==> flow/design.v <==
module finalproject(clk, rst, rows, LEDs, columns, signalout, ss1, ss2, ss3, ss4, ss5, ss6);
input [3:0] rows;  
input clk;  
input rst;  
output [9:0] LEDs;  
output [3:0] columns;  
output signalout;  
output [6:0] ss1, ss2, ss3, ss4, ss5, ss6;  
wire [31:0] countlow, counthigh;  
keypadwithtones kwt(.rows(rows), .clk(clk), .rst(rst), .LEDs(LEDs), .columns(columns), .countlow(countlow), .counthigh(counthigh));
rotatingdisplay rd(.clk(clk), .rst(rst), .ss1(ss1), .ss2(ss2), .ss3(ss3), .ss4(ss4), .ss5(ss5), .ss6(ss6));
toneprocessor tp(.clk(clk), .rst(rst), .countlow(countlow), .counthigh(counthigh), .signalout(signalout));
endmodule
module keypadwithtones(rows, clk, rst, LEDs, columns, countlow, counthigh);
input [3:0] rows; 
input clk;
input rst;
output [9:0] LEDs;
reg [9:0] LEDs;
output [3:0] columns;
reg [3:0] columns;
reg[2:0] progress, colprogress;   
reg [3:0] val1, val2;  
reg [15:0] button1, button2;  
reg [31:0] counter;  
output [31:0] countlow, counthigh;
reg [31:0] countlow, counthigh;
always @(posedge clk) begin  
if (rst) begin
LEDs = 10'b00_0000_0000;   
progress = 3'b000;  
colprogress = 3'b000;  
counter = 0;  
columns = 4'b1110;  
val1 = 4'b0000;
val2 = 4'b0000;
button1 = 16'h0000;
button2 = 16'h0000;
countlow = 1136;  
counthigh = 2272;
end else begin
case(progress) 
3'b000: begin  
case(columns)  
4'b1110: begin 
val1 = ~rows;  
button1 = val1;
columns = 4'b1101;  
end
4'b1101: begin
val1 = ~rows;  
button1 = button1 << 4;  
button1 = button1 + val1;  
columns = 4'b1011;  
end
4'b1011: begin 
val1 = ~rows;  
button1 = button1 << 4;  
button1 = button1 + val1;  
columns = 4'b0111;  
end
4'b0111: begin
val1 = ~rows;  
button1 = button1 << 4;  
button1 = button1 + val1;  
columns = 4'b1110;  
progress = 3'b001;  
end
endcase
end
3'b001: begin   
counter = counter + 1'b1;
if (counter >= 500) begin   
case(columns)  
4'b1110: begin
val2 = ~rows;
button2 = val2;
columns = 4'b1101;
end
4'b1101: begin
val2 = ~rows;
button2 = button2 << 4;
button2 = button2 + val2;
columns = 4'b1011;
end
4'b1011: begin
val2 = ~rows;
button2 = button2 << 4;
button2 = button2 + val2;
columns = 4'b0111;
end
4'b0111: begin
val2 = ~rows;
button2 = button2 << 4;
button2 = button2 + val2;
columns = 4'b1110;
counter = 0;
progress = 3'b010;
end
endcase
end
end
3'b010: begin   
if ((button1 == button2) && (button1 != 16'h0000)) begin  
case(button1)  
	16'h80: begin  
	countlow = 1136;
   counthigh = 2272;
	end
	16'h1: begin  
	LEDs = LEDs + 1'b1;
	countlow = 47755;
	counthigh = 95510;
	end
	16'h10: begin  
	LEDs = LEDs + 2'b10;
		countlow = 42565;
		counthigh = 85131;
	end
	16'h100: begin  
	LEDs = LEDs + 2'b11;
		countlow = 37921;
		counthigh = 75842;
	end
	16'h2: begin  
	LEDs = LEDs + 3'b100;
	countlow = 35803;
   counthigh = 71606;
	end
	16'h20: begin  
	LEDs = LEDs + 3'b101;
		countlow = 31888;
		counthigh = 63776;
	end
	16'h200: begin  
	LEDs = LEDs + 3'b110;
		countlow = 28409;
		counthigh = 56818;
	end
	16'h4: begin  
	LEDs = LEDs + 3'b111;
		countlow = 25390;
		counthigh = 50619;
	end
	16'h40: begin  
	LEDs = LEDs + 4'b1000;
		countlow = 23889;
		counthigh = 47778;
	end
	16'h400: begin  
	LEDs = LEDs + 4'b1001;
		countlow = 21282;
		counthigh = 42564;
	end
	16'h1000: begin  
	LEDs = LEDs + 4'b1010;
		countlow = 18960;
		counthigh = 37921;
	end
	16'h2000: begin  
	LEDs = LEDs + 4'b1011;
		countlow = 17896;
		counthigh = 35793;
	end
	16'h4000: begin  
	LEDs = LEDs + 4'b1100;
		countlow = 15943;
		counthigh = 31887;
	end
	16'h8000: begin  
	LEDs = LEDs + 4'b1101;
		countlow = 14204;
		counthigh = 28409;
	end
	16'h8: begin  
	LEDs = LEDs + 4'b1110;
		countlow = 12651;
		counthigh = 25303;
	end
	16'h800: begin  
	LEDs = LEDs + 4'b1111;
		countlow = 11944;
		counthigh = 23889;
	end
	endcase
progress = 3'b011;  
end else progress = 3'b000;  
end
3'b011: begin
counter = counter + 1'b1;
if (counter >= 5000) begin  
case(columns)  
4'b1110: begin
val2 = ~rows;
button2 = val2;
columns = 4'b1101;
end
4'b1101: begin
val2 = ~rows;
button2 = button2 << 4;
button2 = button2 + val2;
columns = 4'b1011;
end
4'b1011: begin
val2 = ~rows;
button2 = button2 << 4;
button2 = button2 + val2;
columns = 4'b0111;
end
4'b0111: begin
val2 = ~rows;
button2 = button2 << 4;
button2 = button2 + val2;
columns = 4'b1110;
counter = 0;
progress = 3'b100;
end
endcase
end
end
3'b100: begin
if (button2 == 16'h0000) begin  
progress = 3'b000;  
countlow = 1136;  
counthigh = 2272;
end else progress = 3'b011;  
end
endcase 
end
end
endmodule 
module toneprocessor(clk, rst, countlow, counthigh, signalout);
output signalout;
reg signalout;
input clk;
input rst;
input [31:0] countlow, counthigh;
reg [31:0] onesecond, mycounter;
reg [3:0] progress;
always@(posedge clk) begin
if (rst) begin
signalout=0;  
onesecond = 100000000;  
mycounter = 0;  
progress = 4'b0000;  
end else begin
case(progress)
default: begin              
			end
4'b0000: begin
	mycounter = mycounter + 1'b1;  
	if (mycounter < countlow) begin  
	signalout = 0;  
	end
	else begin
	progress = 4'b0001;  
	end
end
4'b0001: begin
	mycounter = mycounter + 1'b1;  
	if ((mycounter >= countlow) && (mycounter < counthigh)) begin 
	signalout = 1;  
	end
	else begin
	progress = 4'b0010;  
	end
end
4'b0010: begin
	mycounter = mycounter + 1'b1;  
	if (mycounter >= counthigh) begin  
	signalout = 0;  
	mycounter = 0;  
	end
	else begin
	progress = 4'b0000;  
	end
end
endcase
end
end
endmodule 
module rotatingdisplay(clk, rst, ss1, ss2, ss3, ss4, ss5, ss6);
input clk;  
input rst;
output reg [6:0] ss1, ss2, ss3, ss4, ss5, ss6;  
reg [31:0] counter;  
reg [6:0] g,e,r1,r2,i,f1,o,x,f2,a,l1,l2,two1,zero1,two2,zero2,start;  
always @(posedge clk) begin  
if (rst) begin
counter = 0;
start = 7'b0000000;
ss1 = 7'hFF;
ss2 = 7'hFF;
ss3 = 7'hFF;
ss4 = 7'hFF;
ss5 = 7'hFF;
ss6 = 7'hFF;
g = 7'b0010000;
e = 7'b0000110;
r1 = 7'b1001110;
r2 = 7'b1001110;
i = 7'b1111001;
f1 = 7'b0001110;
o = 7'b1000000;
x = 7'b0001001;
f2 = 7'b0001110;
a = 7'b0001000;
l1 = 7'b1000111;
l2 = 7'b1000111;
two1 = 7'b0100100;
zero1 = 7'b1000000;
two2 = 7'b0100100;
zero2 = 7'b1000000;
end else begin
counter = counter + 1'b1;
if (counter >= 50000) begin  
counter = 0;  
ss6 = ss5;
ss5 = ss4;
ss4 = ss3;
ss3 = ss2;
ss2 = ss1;
ss1 = g;  
start = g;
g = e;
e = r1;
r1 = r2;
r2 = i;
i = f1;
f1 = o;
o = x;
x = f2;
f2 = a;
a = l1;
l1 = l2;
l2 = two1;
two1 = zero1;
zero1 = two2;
two2 = zero2;
zero2 = start;
end
end
end
endmodule
[Tool chain data of finalproject]
The steps from the RTL of finalproject to its reports follow in flow order.
Lines are those of the file above, counted from 1.
Operators: Yosys type, input widths -> output width; for muxes data width and select width s.
Cell names lack the library's common part.
The mark -- stands for no value.
Set-up
  top: finalproject
  clock: clk
  standard-cell library: sky130hd
  library corner: tt_025C_1v80

[After elaboration]
Source: Yosys, flattened and elaborated, memories not mapped. Widths are those after wreduce. Registers that Yosys merges into a memory's read port (data or address) are not register bits. Print and check cells do not count.
Cells by class
  muxes and demuxes: 40
  $lt $le $gt $ge: 7
  add/subtract/negate cells: 20
  equality and inequality tests: 41
  bitwise operators: 1
  reductions and logical operators: 25
Operator list (count)
  $pmux 32 s16: 2
  $pmux 32 s2: 4
  $mux 32: 8
  $pmux 10 s15: 1
  $add 32x1->32 const B: 3
  $pmux 16 s2: 3
  $add 10x4->10 const B: 8
  $ge 32x32->1: 2
  $lt 32x32->1: 2
  $add 10x3->10 const B: 4
  $add 16x4->16: 2
  $ge 32x13->1 const B: 1
  $ge 32x16->1 const B: 1
  $ge 32x9->1 const B: 1
  $mux 16: 2
  $pmux 4 s3: 2
  $add 10x2->10 const B: 2
  $ne 2x1->1 const B: 10
  $mux 4: 5
  $ne 17x1->1 const B: 1
  $eq 16x1->1 const B: 1
  $eq 16x10->1 const B: 1
  $eq 16x11->1 const B: 1
  $eq 16x12->1 const B: 1
  $eq 16x13->1 const B: 1
  $eq 16x14->1 const B: 1
  $eq 16x15->1 const B: 1
  $eq 16x16->1: 1
Not listed: further kinds 40, cells in them 62.
Bit counts
  word-level cells: 168
  input port bits: 6
  output and inout port bits: 57
  register bits after elaboration: 368

[Longest topological paths]
Yosys ltp: most cells in a row. Word level: on the elaborated netlist, between registers, memories and ports. Mapped: between sequential cells and ports; inverters and the memories' decode and read muxes count.
Depth
  depth in word-level cells: 5
  ABC_AREA: 1
  depth in mapped cells: 20
  gate-level depth less buffers: 20

[Synthesis result]
The flow's flattened synthesis, as Yosys stat reports it; memories are mapped. The netlist is that of the ABC_AREA named above (0 if unset); the other value can give another one.
Cell types
  dfxtp_1: count 328, total area 6.57E+03 µm²
  nand2_1: count 762, total area 2.86E+03 µm²
  nor2_1: count 366, total area 1.37E+03 µm²
  nand3_1: count 244, total area 1.22E+03 µm²
  inv_1: count 272, total area 1.02E+03 µm²
  nand4_1: count 137, total area 857.072 µm²
  a21oi_1: count 118, total area 590.566 µm²
  ha_1: count 45, total area 563.04 µm²
  xor2_1: count 44, total area 385.37 µm²
  buf_2: count 56, total area 280.269 µm²
  xnor2_1: count 30, total area 262.752 µm²
  nand3_2: count 23, total area 230.221 µm²
  nor2_4: count 15, total area 168.912 µm²
  nor3_1: count 32, total area 160.154 µm²
  o21ai_0: count 32, total area 160.154 µm²
  clkbuf_1: count 42, total area 157.651 µm²
  nor2_2: count 22, total area 137.632 µm²
  nor4_1: count 17, total area 106.352 µm²
Other cell types: 36; their cells: 159.
Mapped netlist
  sequential part of the area: 6566.3 µm²
  buffer cells: 123
  cells in the netlist: 2744
  flip-flops: 328
  chip area (Yosys): 18330.1 µm²

[Worst setup path after synthesis]
Source: OpenSTA report_checks on the synthesized netlist (no wires, ideal clock, input and output delay 20% of the period each), path of least setup slack; recovery checks are left aside. Register names are those of the netlist, which keeps one name where synthesis merged equal registers.
Path post-synthesis
  path type: input port to flip-flop
  from: input port rst
  to: register kwt.countlow[10]
  data required time: 9.862 ns
  buffers on the path: 3
  period: 10.0 ns
  slack: 6.842 ns
  time at the first pin: 2.000 ns
  path delay: 1.158 ns
  data arrival time: 3.020 ns
  stages on the path: 5
  external input delay: 2.000 ns
  library setup time: 0.138 ns
  period reached after synthesis: 3.158 ns
"path delay" = arrival - input delay + setup time.
"stages on the path" counts driving pins, that of a launching flip-flop among them; a cell with two outputs on the path counts twice.
"period reached after synthesis" is the clock period less the worst setup slack; recovery checks do not enter. This is arithmetic on one report: input and output delays are still those of the set period (20% each).
At most two assigning lines are given for a register; there are more.
Between the ends, post-synthesis
  path through: inv_1 -> clkbuf_1 -> clkbuf_1 -> clkbuf_1 -> o211ai_1
  cells in the longest elaborated chain: 0
  elaborated cells on any way between the ends: 0
  source lines of those cells: 0
RTL lines, path post-synthesis
  start, declared: line 4  | input rst;
  end, assigned: line 39  | countlow = 1136;
  end, assigned: line 107  | countlow = 1136;
  end, declared: line 26  | output [31:0] countlow, counthigh;

[Worst path after layout]
Path of least setup slack in the final report of job 1 (OpenROAD, finished layout, wires in). Where an end is a register, its clock arrival counts in the times.
Path after layout
  path type: flip-flop to flip-flop
  from: register tp.mycounter[1]
  to: register tp.mycounter[4]
  library setup time: 0.14 ns
  data required time: 3.47 ns
  slack: 0.12 ns
  data arrival time: 3.35 ns
  stages on the path: 19
  buffers on the path: 1
  time at the first pin: 0.52 ns
  period: 3.09 ns
The rows between start and end are the longest chain of elaborated cells between them; the timing report does not say that the signal goes this way. Where chains are equally long, one stands for them.
A line is the first line of the expression or statement that the cell stems from. Yosys adds cells for indexed reads and writes and turns some case tables into memories.
At most two assigning lines are given for a register; there are more.
Between the ends, after layout
  path through: dfxtp_4 -> ha_4 -> nand2_2 -> nor2_4 -> nand3_4 -> xnor2_1 -> buf_4 -> ha_1 -> nand2_1 -> nor4_2 -> nand2_1 -> nand2_2 -> inv_2 -> nor2_4 -> nor2_4 -> nand2_4 -> nand2_8 -> nand3_2 -> a21oi_1
  cells in the longest elaborated chain: 4
  elaborated cells on any way between the ends: 4
  those cells by class: add/sub: 1; compare: 1; mux: 2
RTL lines, path after layout
  start, declared: line 238  | reg [31:0] onesecond, mycounter;
  start, assigned: line 251  | mycounter = mycounter + 1'b1;
  start, assigned: line 260  | mycounter = mycounter + 1'b1;
  $add 32x1->32: line 269  | mycounter = mycounter + 1'b1;
  $ge 32x32->1: line 270  | if (mycounter >= counthigh) begin
  $mux 32: line 270
  $pmux 32 s2: line 247  | case(progress)
  end, assigned: line 251
  end, assigned: line 260
  end, declared: line 238

finalproject through Yosys and OpenROAD on sky130hd: 4 stored runs, unordered, with their settings and measured results. The constraints put input and output delay at 20% of the set period each and load the outputs with 0.01 pF.
"achieved clock period (ns)" = clock period - worst setup slack. The figure is calculated, with input and output delays left at 20% of the set period.
"worst setup path time (ns)": the worst setup path's part of the clock period (all of it between registers, 20% less for each end at a port) less its slack. A launch clock that arrives late makes it longer, a capture clock that arrives late makes it shorter.
"finish__power__total" is the tool's figure for a default switching activity; nothing was simulated.

Flow files of job 1
==> flow/run.sh <==
#!/bin/bash
# the make line also repeats the synthesis and layout settings of config.mk as NAME=value (left out here)
make -C /OpenROAD-flow-scripts/flow DESIGN_CONFIG=/design/flow/config.mk WORK_HOME=/design/flow/orfs CLKGATE_MAP_FILE= finish
==> flow/config.mk <==
export PLATFORM = sky130hd
export DESIGN_NAME = finalproject
export DESIGN_NICKNAME = finalproject
export VERILOG_FILES = /design/flow/design.v
export SDC_FILE = /design/flow/constraint.sdc
export NUM_CORES = 4
export LEC_CHECK = 0
export ABC_AREA = 1
export CAP_MARGIN = 20
export CELL_PAD_IN_SITES_DETAIL_PLACEMENT = 1
export CELL_PAD_IN_SITES_GLOBAL_PLACEMENT = 1
export CORE_ASPECT_RATIO = 1.92
export CORE_MARGIN = 2
export CORE_UTILIZATION = 40
export CTS_CLUSTER_DIAMETER = 299
export GPL_ROUTABILITY_DRIVEN = 0
export HOLD_SLACK_MARGIN = 0.08
export PLACE_DENSITY = 0.49
export SLEW_MARGIN = 20
==> flow/constraint.sdc <==
create_clock -name core_clock -period 3.09 [get_ports {clk}]
set_input_delay 0.6180 -clock core_clock [delete_from_list [all_inputs] [get_ports {clk}]]
set_output_delay 0.6180 -clock core_clock [all_outputs]
set_load 0.01 [all_outputs]

report of job 1
yosys chip area after synthesis (um^2): 18330.1
finish__design__die__area: 47645.3
finish__design__instance__area__stdcell: 21703.3
finish__design__instance__utilization: 0.4794
finish__timing__setup__ws: 0.119
finish__timing__setup__tns: 0.000
finish__timing__hold__ws: 0.449
finish__power__total: 1.117e-02
achieved clock period (ns): 2.971
worst setup path time (ns): 2.97
worst setup path kind: flip-flop to flip-flop

Flow files of job 2
==> flow/run.sh <==
#!/bin/bash
# the make line also repeats the synthesis and layout settings of config.mk as NAME=value (left out here)
make -C /OpenROAD-flow-scripts/flow DESIGN_CONFIG=/design/flow/config.mk WORK_HOME=/design/flow/orfs CLKGATE_MAP_FILE= finish
==> flow/config.mk <==
export PLATFORM = sky130hd
export DESIGN_NAME = finalproject
export DESIGN_NICKNAME = finalproject
export VERILOG_FILES = /design/flow/design.v
export SDC_FILE = /design/flow/constraint.sdc
export NUM_CORES = 4
export LEC_CHECK = 0
export CAP_MARGIN = 0
export CELL_PAD_IN_SITES_GLOBAL_PLACEMENT = 2
export CORE_MARGIN = 2
export CORE_UTILIZATION = 38
export CTS_CLUSTER_DIAMETER = 73
export MAX_ROUTING_LAYER = met4
export MIN_ROUTING_LAYER = met1
export PLACE_DENSITY_LB_ADDON = 0.28
export SLEW_MARGIN = 20
==> flow/constraint.sdc <==
create_clock -name core_clock -period 3.08 [get_ports {clk}]
set_input_delay 0.6160 -clock core_clock [delete_from_list [all_inputs] [get_ports {clk}]]
set_output_delay 0.6160 -clock core_clock [all_outputs]
set_load 0.01 [all_outputs]

report of job 2
yosys chip area after synthesis (um^2): 16648.5
finish__design__die__area: 45501.2
finish__design__instance__area__stdcell: 22079.9
finish__design__instance__utilization: 0.5114
finish__timing__setup__ws: -0.147
finish__timing__setup__tns: -3.246
finish__timing__hold__ws: 0.456
finish__power__total: 1.128e-02
achieved clock period (ns): 3.227
worst setup path time (ns): 3.23
worst setup path kind: flip-flop to flip-flop

Flow files of job 3
==> flow/run.sh <==
#!/bin/bash
# the make line also repeats the synthesis and layout settings of config.mk as NAME=value (left out here)
make -C /OpenROAD-flow-scripts/flow DESIGN_CONFIG=/design/flow/config.mk WORK_HOME=/design/flow/orfs CLKGATE_MAP_FILE= finish
==> flow/config.mk <==
export PLATFORM = sky130hd
export DESIGN_NAME = finalproject
export DESIGN_NICKNAME = finalproject
export VERILOG_FILES = /design/flow/design.v
export SDC_FILE = /design/flow/constraint.sdc
export NUM_CORES = 4
export LEC_CHECK = 0
export CAP_MARGIN = 20
export CELL_PAD_IN_SITES_DETAIL_PLACEMENT = 2
export CELL_PAD_IN_SITES_GLOBAL_PLACEMENT = 1
export CORE_MARGIN = 5
export CORE_UTILIZATION = 18
export CTS_CLUSTER_SIZE = 36
export GPL_ROUTABILITY_DRIVEN = 0
export GPL_TIMING_DRIVEN = 0
export MAX_ROUTING_LAYER = met4
export PLACE_DENSITY_LB_ADDON = 0.03
export SLEW_MARGIN = 20
==> flow/constraint.sdc <==
create_clock -name core_clock -period 10.0 [get_ports {clk}]
set_input_delay 2.0000 -clock core_clock [delete_from_list [all_inputs] [get_ports {clk}]]
set_output_delay 2.0000 -clock core_clock [all_outputs]
set_load 0.01 [all_outputs]

report of job 3
yosys chip area after synthesis (um^2): 16648.5
finish__design__die__area: 98674.5
finish__design__instance__area__stdcell: 20463.4
finish__design__instance__utilization: 0.2229
finish__timing__setup__ws: 4.668
finish__timing__setup__tns: 0.000
finish__timing__hold__ws: 0.435
finish__power__total: 3.646e-03
achieved clock period (ns): 5.332
worst setup path time (ns): 5.33
worst setup path kind: flip-flop to flip-flop

Flow files of job 4
==> flow/run.sh <==
#!/bin/bash
# the make line also repeats the synthesis and layout settings of config.mk as NAME=value (left out here)
make -C /OpenROAD-flow-scripts/flow DESIGN_CONFIG=/design/flow/config.mk WORK_HOME=/design/flow/orfs CLKGATE_MAP_FILE= finish
==> flow/config.mk <==
export PLATFORM = sky130hd
export DESIGN_NAME = finalproject
export DESIGN_NICKNAME = finalproject
export VERILOG_FILES = /design/flow/design.v
export SDC_FILE = /design/flow/constraint.sdc
export NUM_CORES = 4
export LEC_CHECK = 0
export CAP_MARGIN = 20
export CELL_PAD_IN_SITES_DETAIL_PLACEMENT = 0
export CELL_PAD_IN_SITES_GLOBAL_PLACEMENT = 1
export CORE_ASPECT_RATIO = 1.63
export CORE_MARGIN = 2
export CORE_UTILIZATION = 49
export GPL_ROUTABILITY_DRIVEN = 1
export MIN_ROUTING_LAYER = met2
export SLEW_MARGIN = 20
export TNS_END_PERCENT = 25
==> flow/constraint.sdc <==
create_clock -name core_clock -period 6.0 [get_ports {clk}]
set_input_delay 1.2000 -clock core_clock [delete_from_list [all_inputs] [get_ports {clk}]]
set_output_delay 1.2000 -clock core_clock [all_outputs]
set_load 0.01 [all_outputs]

report of job 4
yosys chip area after synthesis (um^2): 16648.5
finish__design__die__area: 35511.3
finish__design__instance__area__stdcell: 18830.6
finish__design__instance__utilization: 0.5591
finish__timing__setup__ws: 1.800
finish__timing__setup__tns: 0.000
finish__timing__hold__ws: 0.456
finish__power__total: 5.674e-03
achieved clock period (ns): 4.200
worst setup path time (ns): 4.20
worst setup path kind: flip-flop to flip-flop
